==> flow/design.v <==
module modQ(clock, rst, start, inp, done, b_mod_out);
parameter n = 25;
input clock;
input rst;
input start;
input [n-1:0] inp;               
output reg done;
output reg [11:0] b_mod_out;
localparam [n-1:0] Q = 25'd3329;
reg busy;
reg [n-1:0] b;
wire [n-1:0] inp_capture = inp[n-1] == 1'b0 ? inp : ~inp + 1'b1;
reg  [4:0] r_shift;
reg  [9:0] temp_val;
always @(*)
begin
    if(inp_capture <= 25'd6912)
        begin r_shift = 5'd12; temp_val = 10'd2; end
    else if(inp_capture < 25'd51067)
        begin r_shift = 5'd13; temp_val = 10'd3; end
    else if(inp_capture < 25'd1025410)
        begin r_shift = 5'd14; temp_val = 10'd5; end
    else if(inp_capture < 25'd7575243)
        begin r_shift = 5'd15; temp_val = 10'd10; end
    else
        begin r_shift = 5'd19; temp_val = 10'd158; end
end
wire [n-1:0] s_val = (inp_capture >> r_shift) * temp_val;
wire [n-1:0] sQ    = s_val * Q;
wire [n-1:0] b_val = inp[n-1] == 1'b1 ? inp + sQ : inp - sQ;
always @(posedge clock)
begin
    if(rst)
        begin
        busy <= 1'b0;
        done <= 1'b0;
        end
    else
        begin
        done <= 1'b0;
        if(start)
            begin
            b <= b_val;
            busy <= 1'b1;
            end
        else if(busy)
            begin
            if(b[n-1])
                b <= b + Q;
            else if(b >= Q)
                b <= b - Q;
            else
                begin
                b_mod_out <= b[11:0];
                busy <= 1'b0;
                done <= 1'b1;
                end
            end
        end
end
endmodule
module jmod(clock, rst, start, j, t, jmod_out, ack);
parameter n = 4;
input clock;
input rst;
input start;
input [n:0] j;
input [n:0] t;
output reg [n:0] jmod_out;
output reg ack;
reg busy;
reg [n:0] w3;    
always @(posedge clock)
begin
    if(rst)
        begin
        busy <= 1'b0;
        ack <= 1'b0;
        end
    else
        begin
        ack <= 1'b0;
        if(start)
            begin
            w3 <= j - t;
            busy <= 1'b1;
            end
        else if(busy)
            begin
            if(w3[n])
                begin
                jmod_out <= w3 + t;
                busy <= 1'b0;
                ack <= 1'b1;
                end
            else
                w3 <= w3 - t;
            end
        end
end
endmodule
module index_GEN(j, t, i, jmod, tprev, index1, index2);
input [4:0] j;
input [4:0] t;
input [4:0] i;
input [4:0] jmod;
input [4:0] tprev;
output [4:0] index1;
output [4:0] index2;
wire [4:0] w1 = t - j;
wire w5 = w1[3] | ~(|w1);
wire w8 = |(i - 5'd2);
wire [4:0] w10 = w8 ? (jmod + tprev) : (j * 2);
assign index1 = w5 ? w10 : j;
assign index2 = index1 + t;
endmodule
module TW_gen(clock, rst, start, j, i, N, tw_ack, TW_out);
input clock;
input rst;
input start;
input [4:0] j;
input [4:0] i;
input [4:0] N;
output tw_ack;
output [11:0] TW_out;
wire [4:0] sel;
wire sel_ack;
wire [4:0] w1 = j << i;
wire [4:0] w2 = N >> i;
jmod REDC(clock, rst, start, w1, w2, sel, sel_ack);
reg g_busy;
reg g_done;
reg [4:0] count;
reg [15:0] G;
always @(posedge clock)
begin
    if(rst)
        begin
        g_busy <= 1'b0;
        g_done <= 1'b0;
        end
    else
        begin
        g_done <= 1'b0;
        if(sel_ack)
            begin
            G <= 16'd1;
            count <= sel;
            g_busy <= 1'b1;
            end
        else if(g_busy)
            begin
            if(count == 5'd0)
                begin
                g_busy <= 1'b0;
                g_done <= 1'b1;
                end
            else
                begin
                G <= (G << 5) + (G << 3);    
                count <= count - 1'b1;
                end
            end
        end
end
modQ MOD1(clock, rst, g_done, {9'b0, G}, tw_ack, TW_out);
endmodule
module BUFunit(clock, rst, start, u_inp, v_inp, tw_inp, x1_out, x2_out, ack);
parameter n = 25;
input clock;
input rst;
input start;
input [11:0] u_inp;
input [11:0] v_inp;
input [11:0] tw_inp;
output [11:0] x1_out;
output [11:0] x2_out;
output ack;
reg [n-1:0] w1, w3;
reg go;
reg busy, have1, have2;
wire d1, d2;
wire [n-1:0] w2 = {13'b0, u_inp} - {13'b0, v_inp};
always @(posedge clock)
begin
    if(start)
        begin
        w1 <= {13'b0, u_inp} + {13'b0, v_inp};
        w3 <= w2 * {13'b0, tw_inp};
        end
end
modQ MOD1(clock, rst, go, w1, d1, x1_out);
modQ MOD2(clock, rst, go, w3, d2, x2_out);
assign ack = busy & (have1 | d1) & (have2 | d2);
always @(posedge clock)
begin
    if(rst)
        begin
        go <= 1'b0;
        busy <= 1'b0;
        have1 <= 1'b0;
        have2 <= 1'b0;
        end
    else
        begin
        go <= start;
        if(go)
            begin
            busy <= 1'b1;
            have1 <= 1'b0;
            have2 <= 1'b0;
            end
        else if(ack)
            busy <= 1'b0;
        else
            begin
            if(d1) have1 <= 1'b1;
            if(d2) have2 <= 1'b1;
            end
        end
end
endmodule
module dualPortMemory(clock, load, load_data, rd_en, wr_en, addr1, addr2,
                      data_in1, data_in2, data_out1, data_out2, mem_flat);
input clock;
input load;
input [95:0] load_data;
input rd_en;
input wr_en;
input [2:0] addr1;
input [2:0] addr2;
input [11:0] data_in1;
input [11:0] data_in2;
output reg [11:0] data_out1;
output reg [11:0] data_out2;
output [95:0] mem_flat;
reg [11:0] NTT_RAM [0:7];
genvar g;
generate
    for(g = 0; g < 8; g = g + 1)
    begin : flat
        assign mem_flat[12*g +: 12] = NTT_RAM[g];
    end
endgenerate
integer k;
always @(posedge clock)
begin
    if(load)
        begin
        for(k = 0; k < 8; k = k + 1)
            NTT_RAM[k] <= load_data[12*k +: 12];
        end
    else if(wr_en)
        begin
        NTT_RAM[addr1] <= data_in1;
        NTT_RAM[addr2] <= data_in2;
        end
    if(rd_en)
        begin
        data_out1 <= NTT_RAM[addr1];
        data_out2 <= NTT_RAM[addr2];
        end
end
endmodule
module NTT_Controller(clock, rst, in_valid, in_ready, out_valid, load,
                      i, j, N, t, tprev, start1, idx_ack, start2, tw_ack,
                      start3, buf_ack, rd_en, wr_en);
parameter n = 5;
input clock;
input rst;
input in_valid;
output in_ready;
output out_valid;
output load;
output reg [n-1:0] i;
output reg [n-1:0] j;
output [n-1:0] N;
output reg [n-1:0] t;
output reg [n-1:0] tprev;
output start1;
input idx_ack;
output start2;
input tw_ack;
output start3;
input buf_ack;
output rd_en;
output wr_en;
localparam S_IDLE  = 4'b0000;
localparam S_STAGE = 4'b1001;
localparam S_BFLY  = 4'b0001;
localparam S_IDX   = 4'b0010;
localparam S_READ  = 4'b0011;
localparam S_TW    = 4'b0100;
localparam S_BUF   = 4'b0101;
localparam S_WRITE = 4'b0110;
localparam S_NEXT  = 4'b1000;
localparam S_DONE  = 4'b1010;
reg [3:0] state;
assign N         = 5'd8;
assign in_ready  = (state == S_IDLE) | (state == S_DONE);
assign out_valid = (state == S_DONE);
assign load      = in_ready & in_valid;
assign start1    = (state == S_BFLY) & (j < 5'd4);
assign rd_en     = (state == S_READ);
assign start2    = (state == S_READ);
assign start3    = (state == S_TW) & tw_ack;
assign wr_en     = (state == S_WRITE);
always @(posedge clock)
begin
    if(rst)
        state <= S_IDLE;
    else
        case(state)
        S_IDLE, S_DONE:
            if(in_valid)
                begin
                i <= 5'd0;
                j <= 5'd0;
                t <= 5'd4;
                tprev <= 5'd0;
                state <= S_STAGE;
                end
            else
                state <= S_IDLE;
        S_STAGE:
            if(i < 5'd3)
                state <= S_BFLY;
            else
                state <= S_DONE;
        S_BFLY:
            if(j < 5'd4)
                state <= S_IDX;
            else
                state <= S_NEXT;
        S_IDX:
            if(idx_ack)
                state <= S_READ;
        S_READ:
            state <= S_TW;
        S_TW:
            if(tw_ack)
                state <= S_BUF;
        S_BUF:
            if(buf_ack)
                state <= S_WRITE;
        S_WRITE:
            begin
            j <= j + 1'b1;
            state <= S_BFLY;
            end
        S_NEXT:
            begin
            tprev <= t;
            t <= t >> 1;
            i <= i + 1'b1;
            j <= 5'd0;
            state <= S_STAGE;
            end
        default:
            state <= S_IDLE;
        endcase
end
endmodule
module NTT_8point(clock, rst, in_valid, in_ready, x_in, out_valid, y_out);
input clock;
input rst;
input in_valid;
output in_ready;
input [95:0] x_in;
output out_valid;
output [95:0] y_out;
wire [4:0] i, j, N, t, tprev;
wire load, start1, start2, start3, rd_en, wr_en;
wire idx_ack, tw_ack, buf_ack;
wire [4:0] jmod_out, index1, index2;
wire [11:0] u_inp, v_inp, TW_out, x1_out, x2_out;
wire [95:0] mem_flat;
NTT_Controller CON1(clock, rst, in_valid, in_ready, out_valid, load,
                    i, j, N, t, tprev, start1, idx_ack, start2, tw_ack,
                    start3, buf_ack, rd_en, wr_en);
jmod JMOD1(clock, rst, start1, j, t, jmod_out, idx_ack);
index_GEN BUFINDEX1(j, t, i, jmod_out, tprev, index1, index2);
dualPortMemory MEM1(clock, load, x_in, rd_en, wr_en, index1[2:0], index2[2:0],
                    x1_out, x2_out, u_inp, v_inp, mem_flat);
TW_gen TWIDDLE1(clock, rst, start2, j, i, N, tw_ack, TW_out);
BUFunit BUF1(clock, rst, start3, u_inp, v_inp, TW_out, x1_out, x2_out, buf_ack);
assign y_out[12*0 +: 12] = mem_flat[12*0 +: 12];
assign y_out[12*1 +: 12] = mem_flat[12*4 +: 12];
assign y_out[12*2 +: 12] = mem_flat[12*2 +: 12];
assign y_out[12*3 +: 12] = mem_flat[12*6 +: 12];
assign y_out[12*4 +: 12] = mem_flat[12*1 +: 12];
assign y_out[12*5 +: 12] = mem_flat[12*5 +: 12];
assign y_out[12*6 +: 12] = mem_flat[12*3 +: 12];
assign y_out[12*7 +: 12] = mem_flat[12*7 +: 12];
endmodule
Tool chain data of NTT_8point
Tool output for the design above, in the order of the flow.
Lines are those of the file above, counted from 1.
Operators: Yosys type, input widths -> output width; for muxes data width and select width s.
Library cell names are shortened.
{ "setup": {"design": "NTT_8point", "clk_port": "clock", "lib": "sky130hd", "pvt_corner": "tt_025C_1v80"} }

After elaboration
Yosys after proc, flatten, opt, wreduce and memory -nomap, before mapping. Memory bits, and registers merged into a memory's read port (data or address), are not among the register bits. Print and check cells are not counted. Equal cells are merged and count once.
Yosys's memory passes give these memory sizes; they may raise the number of words (mostly to a power of two), join words into wider ones and drop unused or constant bits.
{ "op_classes": {"addsub": 29, "multipliers": 7, "div": 0, "cmp": 17, "equal": 16, "n_shift": 5, "muxes": 114, "logic": 30, "n_reduce_logical": 45} }
{ "ops": {"columns": ["op", "count"], "rows": [
  ["$mul 25x12->25 const B", 3],
  ["$mul 25x10->25", 3],
  ["$mux 25", 16],
  ["$mul 25x12->25", 1],
  ["$mux 12", 12],
  ["$mux 5", 23],
  ["$mux 8", 12],
  ["$add 25x12->25 const B", 3],
  ["$sub 25x12->25 const B", 3],
  ["$ge 25x12->1 const B", 3],
  ["$add 25x1->25 const B", 2],
  ["$le 25x13->1 const B", 2],
  ["$lt 25x16->1 const B", 2],
  ["$lt 25x20->1 const B", 2],
  ["$lt 25x23->1 const B", 2],
  ["$add 25x25->25", 2],
  ["$sub 25x25->25", 2],
  ["$shr 25x5->25", 2],
  ["$not 25->25", 2],
  ["$pmux 4 s9", 1],
  ["$mux 16", 2],
  ["$mux 1", 32],
  ["$reduce_and 3->1", 9],
  ["$sub 16x25->25", 1],
  ["$shr 16x5->25", 1],
  ["$sub 5x5->5", 5],
  ["$mux 4", 6],
  ["$lt 16x23->1 const B", 1]
]} }
Not listed: further kinds 39, cells in them 108.
{ "word_totals": {"register_bits": 238, "latchBits": 0, "mem_bits_rw": 96, "romBits": 0, "n_memories": 1, "output_inout_bits": 98, "word_cells": 304} }
{ "memory_table": {"columns": ["memory", "size", "width", "line", "text"], "rows": [
  ["MEM1.NTT_RAM", 8, 12, 237, "reg [11:0] NTT_RAM [0:7];"]
]} }

Logic depth
Longest topological path by Yosys (ltp), each cell counted once; first at word level (registers and memories cut), then after technology mapping (sequential cells cut; the memories' decode and read muxes count).
{ "depth": {"word_depth": 14, "ABC_AREA": 0, "mapped_depth": 58, "mapped_depth_nobuf": 55} }

Netlist
Yosys stat after the flow's synthesis: flattened, memories mapped to cells. It holds for the ABC_AREA given above (unset counts as 0); a run with the other value may have another netlist.
{ "types": {"columns": ["cell", "count"], "rows": [
  ["edfxtp_1", 316],
  ["fa_1", 275],
  ["ha_1", 345],
  ["inv_1", 502],
  ["xnor2_1", 196],
  ["mux2i_1", 138],
  ["nand2_1", 364],
  ["o21ai_0", 215],
  ["xor2_1", 121],
  ["a21oi_1", 191],
  ["nor2_1", 246],
  ["clkbuf_1", 172],
  ["mux4_2", 24],
  ["dfxtp_1", 26],
  ["nor3_1", 97],
  ["mux2_2", 43],
  ["nand3_1", 80],
  ["a211oi_1", 47]
]} }
Not listed: further types 84, cells in them 612.
{ "synth_totals": {"cell_count": 4010, "yosys_area_um2": 37657.4, "seq_area_um2": 10009.6, "ff_cells": 342, "buffers": 216} }
The figures by module come from a second, unflattened synthesis with its own total; it is not the netlist above.
{ "hier_totals": {"hier_cells": 6275, "area_unflattened_um2": 55311.8} }
Rows give one instance, submodules left out.
{ "modules": {"columns": ["mod", "instances", "cells", "area_um2"], "rows": [
  ["modQ", 3, 1369, 11389.7],
  ["BUFunit", 1, 924, 8459.4],
  ["dualPortMemory", 1, 790, 8020.2],
  ["jmod", 2, 83, 878.3],
  ["TW_gen", 1, 103, 1124.8],
  ["NTT_Controller", 1, 103, 1112.3],
  ["index_GEN", 1, 82, 669.4],
  ["NTT_8point", 1, 0, 0.0]
]} }

Timing after synthesis
Source: OpenSTA report_checks on the synthesized netlist (no wires, ideal clock, input and output delay 20% of the period each), path of least setup slack; recovery checks are left aside. Register names are those of the netlist, which keeps one name where synthesis merged equal registers.
{ "synth_path": {"path_type": "register to register", "startpoint": "register BUF1.w3[1]", "endpoint": "register BUF1.MOD2.b[24]", "clock_period_ns": 12.0, "setup_ns": 0.270, "t_first_pin_ns": 0.000, "arrival_time_ns": 12.211, "setup_slack_ns": -0.481, "path_delay_ns": 12.481, "stages": 56, "path_buffers": 3, "period_less_setup_slack_ns": 12.481} }
"path_delay_ns" = arrival - input delay + setup time.
"stages" counts driving pins, that of a launching flip-flop among them; a cell with two outputs on the path counts twice.
"period_less_setup_slack_ns" = period - worst setup slack (recovery checks aside). The figure is calculated, with input and output delays left at 20% of the set period.
Between the ends stands the longest chain of elaborated cells between them, by number of cells; it is not shown to be the way that was timed. Of several equally long chains one is given.
Each line given opens the expression or statement behind the cell; cells for indexed reads and writes are added by Yosys, which also makes memories of some case tables.
At most two assigning lines are given for a register; there are more.
{ "synth_via": {"cell_sequence": "edfxtp_1 buf_2 inv_1 ha_1 or4b_1 buf_4 nor4_4 nand2_1 xnor2_1 o41a_1 o41a_1 a22oi_2 buf_6 mux2i_1 and2_1 a21oi_1 or2_2 fa_1 (+20 left out) o21bai_1 a2111o_1 and3_1 xor2_1 nor4_1 a21oi_1 xnor2_1 ha_1 nand2_1 nand2b_1 a21o_1 a21o_1 o41a_1 nand3_1 nand2_1 xnor2_1 xnor2_1 a21oi_1", "elab_chain_len": 14, "cells_between": 22, "cone_classes": "add/sub: 3; mul: 2; compare: 4; shift: 1; mux: 11; logic: 1"} }
{ "synth_rtl": {"columns": ["item", "line", "text"], "rows": [
  ["start: declaration", 179, "reg [n-1:0] w1, w3;"],
  ["start: assignment", 189, "w3 <= w2 * {13'b0, tw_inp};"],
  ["$not 25->25", 12, "wire [n-1:0] inp_capture = inp[n-1] == 1'b0 ? inp : ~inp + 1'b1;"],
  ["$add 25x1->25", 12, null],
  ["$mux 25", 12, null],
  ["$lt 25x23->1", 23, "else if(inp_capture < 25'd7575243)"],
  ["$mux 5", 23, null],
  ["$mux 5", 21, "else if(inp_capture < 25'd1025410)"],
  ["$mux 5", 19, "else if(inp_capture < 25'd51067)"],
  ["$mux 5", 17, "if(inp_capture <= 25'd6912)"],
  ["$shr 25x5->25", 28, "wire [n-1:0] s_val = (inp_capture >> r_shift) * temp_val;"],
  ["$mul 25x10->25", 28, null],
  ["$mul 25x12->25", 29, "wire [n-1:0] sQ    = s_val * Q;"],
  ["$sub 25x25->25", 30, "wire [n-1:0] b_val = inp[n-1] == 1'b1 ? inp + sQ : inp - sQ;"],
  ["$mux 25", 30, null],
  ["$mux 25", 41, "if(start)"],
  ["end: assignment", 43, "b <= b_val;"],
  ["end: assignment", 49, "b <= b + Q;"],
  ["end: declaration", 11, "reg [n-1:0] b;"]
]} }

Worst path after layout
From the final timing report of job 2: the path of least setup slack in the routed layout; clock arrival at registers is part of the times.
{ "layout_path": {"path_type": "register to register", "startpoint": "register BUF1.w3[1]", "endpoint": "register BUF1.MOD2.b[24]", "clock_period_ns": 16.2, "setup_ns": 0.26, "t_first_pin_ns": 0.54, "arrival_time_ns": 14.63, "setup_slack_ns": 1.86, "stages": 53, "path_buffers": 0} }
Between the ends stands the longest chain of elaborated cells between them, by number of cells; it is not shown to be the way that was timed. Of several equally long chains one is given.
At most two assigning lines are given for a register; there are more.
{ "layout_via": {"cell_sequence": "edfxtp_1 inv_1 ha_1 or4b_1 nor4_4 nand2_1 xnor2_1 o41a_1 o41a_1 a22oi_2 mux2i_1 and2_1 a21oi_1 or2_2 fa_1 inv_1 fa_1 ha_1 (+17 left out) o21bai_1 a2111o_1 and3_1 xor2_1 nor4_1 a21oi_1 xnor2_1 ha_1 nand2_1 nand2b_1 a21o_1 a21o_1 o41a_1 nand3_1 nand2_1 xnor2_1 xnor2_1 a21oi_1", "elab_chain_len": 14, "cells_between": 22, "cone_classes": "add/sub: 3; mul: 2; compare: 4; shift: 1; mux: 11; logic: 1"} }
{ "layout_rtl": {"columns": ["item", "line", "text"], "rows": [
  ["start: declaration", 179, "reg [n-1:0] w1, w3;"],
  ["start: assignment", 189, "w3 <= w2 * {13'b0, tw_inp};"],
  ["$not 25->25", 12, "wire [n-1:0] inp_capture = inp[n-1] == 1'b0 ? inp : ~inp + 1'b1;"],
  ["$add 25x1->25", 12, null],
  ["$mux 25", 12, null],
  ["$lt 25x23->1", 23, "else if(inp_capture < 25'd7575243)"],
  ["$mux 5", 23, null],
  ["$mux 5", 21, "else if(inp_capture < 25'd1025410)"],
  ["$mux 5", 19, "else if(inp_capture < 25'd51067)"],
  ["$mux 5", 17, "if(inp_capture <= 25'd6912)"],
  ["$shr 25x5->25", 28, "wire [n-1:0] s_val = (inp_capture >> r_shift) * temp_val;"],
  ["$mul 25x10->25", 28, null],
  ["$mul 25x12->25", 29, "wire [n-1:0] sQ    = s_val * Q;"],
  ["$sub 25x25->25", 30, "wire [n-1:0] b_val = inp[n-1] == 1'b1 ? inp + sQ : inp - sQ;"],
  ["$mux 25", 30, null],
  ["$mux 25", 41, "if(start)"],
  ["end: assignment", 43, "b <= b_val;"],
  ["end: assignment", 49, "b <= b + Q;"],
  ["end: declaration", 11, "reg [n-1:0] b;"]
]} }

Add stored flow runs of NTT_8point

6 stored runs of NTT_8point in the flow (synthesis by Yosys, layout by OpenROAD, sky130hd cells), in arbitrary order. Constraints: input delay and output delay 20% of the set period each, output load 0.01 pF.
"reached clock period" means the clock period less the worst setup slack. The figure is calculated, with input and output delays left at 20% of the set period.
"worst path time" = time allowed to the worst setup path (clock period - input delay - output delay, where it has them) - its slack; a late launch clock adds to it, a late capture clock takes from it.

==> job 1: settings <==
{ "CELL_PAD_IN_SITES_DETAIL_PLACEMENT": 2, "CELL_PAD_IN_SITES_GLOBAL_PLACEMENT": 1, "CORE_UTILIZATION": 47, "GPL_TIMING_DRIVEN": 1, "MIN_ROUTING_LAYER": "met1", "PLACE_DENSITY": 0.35, "SETUP_SLACK_MARGIN": -0.6, "SLEW_MARGIN": 40, "TNS_END_PERCENT": 20, "period_ns": 7.52, "CAP_MARGIN": 20, "CORE_MARGIN": 2 }
==> job 1: results <==
no results, placement failed with DPL-0033

==> job 2: settings <==
{ "CAP_MARGIN": 15, "CELL_PAD_IN_SITES_GLOBAL_PLACEMENT": 2, "CORE_ASPECT_RATIO": 0.94, "CORE_MARGIN": 7, "CORE_UTILIZATION": 40, "CTS_CLUSTER_DIAMETER": 201, "CTS_CLUSTER_SIZE": 41, "GPL_ROUTABILITY_DRIVEN": 1, "GPL_TIMING_DRIVEN": 1, "HOLD_SLACK_MARGIN": -0.01, "MAX_ROUTING_LAYER": "met5", "PLACE_DENSITY": 0.57, "SETUP_SLACK_MARGIN": 0.7, "SLEW_MARGIN": 15, "period_ns": 16.2 }
==> job 2: results <==
mapped cell area after synthesis: 37,657.4 sq um
die size: 102,935.0 sq um
standard-cell area after layout: 41,542.3 sq um
utilization after routing: 44.7%
setup slack of the worst path: 1.864 ns
total negative setup slack: 0.000 ns
worst hold slack after layout: 0.436 ns
reached clock period: 14.336 ns
worst path time: 14.34 ns
critical path kind: register to register

==> job 3: settings <==
{ "ABC_AREA": 0, "CAP_MARGIN": 5, "CORE_MARGIN": 5, "CORE_UTILIZATION": 59, "CTS_CLUSTER_DIAMETER": 354, "HOLD_SLACK_MARGIN": 0.27, "PLACE_DENSITY_LB_ADDON": 0.19, "SLEW_MARGIN": 35, "TNS_END_PERCENT": 90, "period_ns": 11.0 }
==> job 3: results <==
mapped cell area after synthesis: 37,657.4 sq um
die size: 68,979.8 sq um
standard-cell area after layout: 44,086.0 sq um
utilization after routing: 69.8%
setup slack of the worst path: -0.301 ns
total negative setup slack: -0.521 ns
worst hold slack after layout: 0.452 ns
reached clock period: 11.301 ns
worst path time: 11.30 ns
critical path kind: register to register

==> job 4: settings <==
{ "ABC_AREA": 0, "CAP_MARGIN": 5, "CORE_ASPECT_RATIO": 0.59, "CORE_MARGIN": 10, "CORE_UTILIZATION": 59, "CTS_CLUSTER_DIAMETER": 395, "HOLD_SLACK_MARGIN": 0.27, "PLACE_DENSITY_LB_ADDON": 0.19, "SLEW_MARGIN": 35, "TNS_END_PERCENT": 40, "period_ns": 11.0 }
==> job 4: results <==
mapped cell area after synthesis: 37,657.4 sq um
die size: 74,684.9 sq um
standard-cell area after layout: 44,830.5 sq um
utilization after routing: 70.7%
setup slack of the worst path: -0.406 ns
total negative setup slack: -1.006 ns
worst hold slack after layout: 0.424 ns
reached clock period: 11.406 ns
worst path time: 11.41 ns
critical path kind: register to register

==> job 5: settings <==
{ "CAP_MARGIN": 15, "CELL_PAD_IN_SITES_GLOBAL_PLACEMENT": 2, "CORE_ASPECT_RATIO": 0.94, "CORE_UTILIZATION": 40, "CTS_CLUSTER_DIAMETER": 201, "CTS_CLUSTER_SIZE": 41, "GPL_TIMING_DRIVEN": 0, "MAX_ROUTING_LAYER": "met4", "SETUP_SLACK_MARGIN": 0.7, "SLEW_MARGIN": 15, "period_ns": 12.0, "CORE_MARGIN": 2 }
==> job 5: results <==
mapped cell area after synthesis: 37,657.4 sq um
die size: 96,615.3 sq um
standard-cell area after layout: 44,378.8 sq um
utilization after routing: 47.4%
setup slack of the worst path: 0.075 ns
total negative setup slack: 0.000 ns
worst hold slack after layout: 0.433 ns
reached clock period: 11.925 ns
worst path time: 11.93 ns
critical path kind: register to register

==> job 6: settings <==
{ "CORE_UTILIZATION": 40, "period_ns": 12.0, "CAP_MARGIN": 20, "CORE_MARGIN": 2, "SLEW_MARGIN": 20 }
==> job 6: results <==
mapped cell area after synthesis: 37,657.4 sq um
die size: 96,612.2 sq um
standard-cell area after layout: 43,670.6 sq um
utilization after routing: 46.8%
setup slack of the worst path: 0.472 ns
total negative setup slack: 0.000 ns
worst hold slack after layout: 0.408 ns
reached clock period: 11.528 ns
worst path time: 11.53 ns
critical path kind: register to register
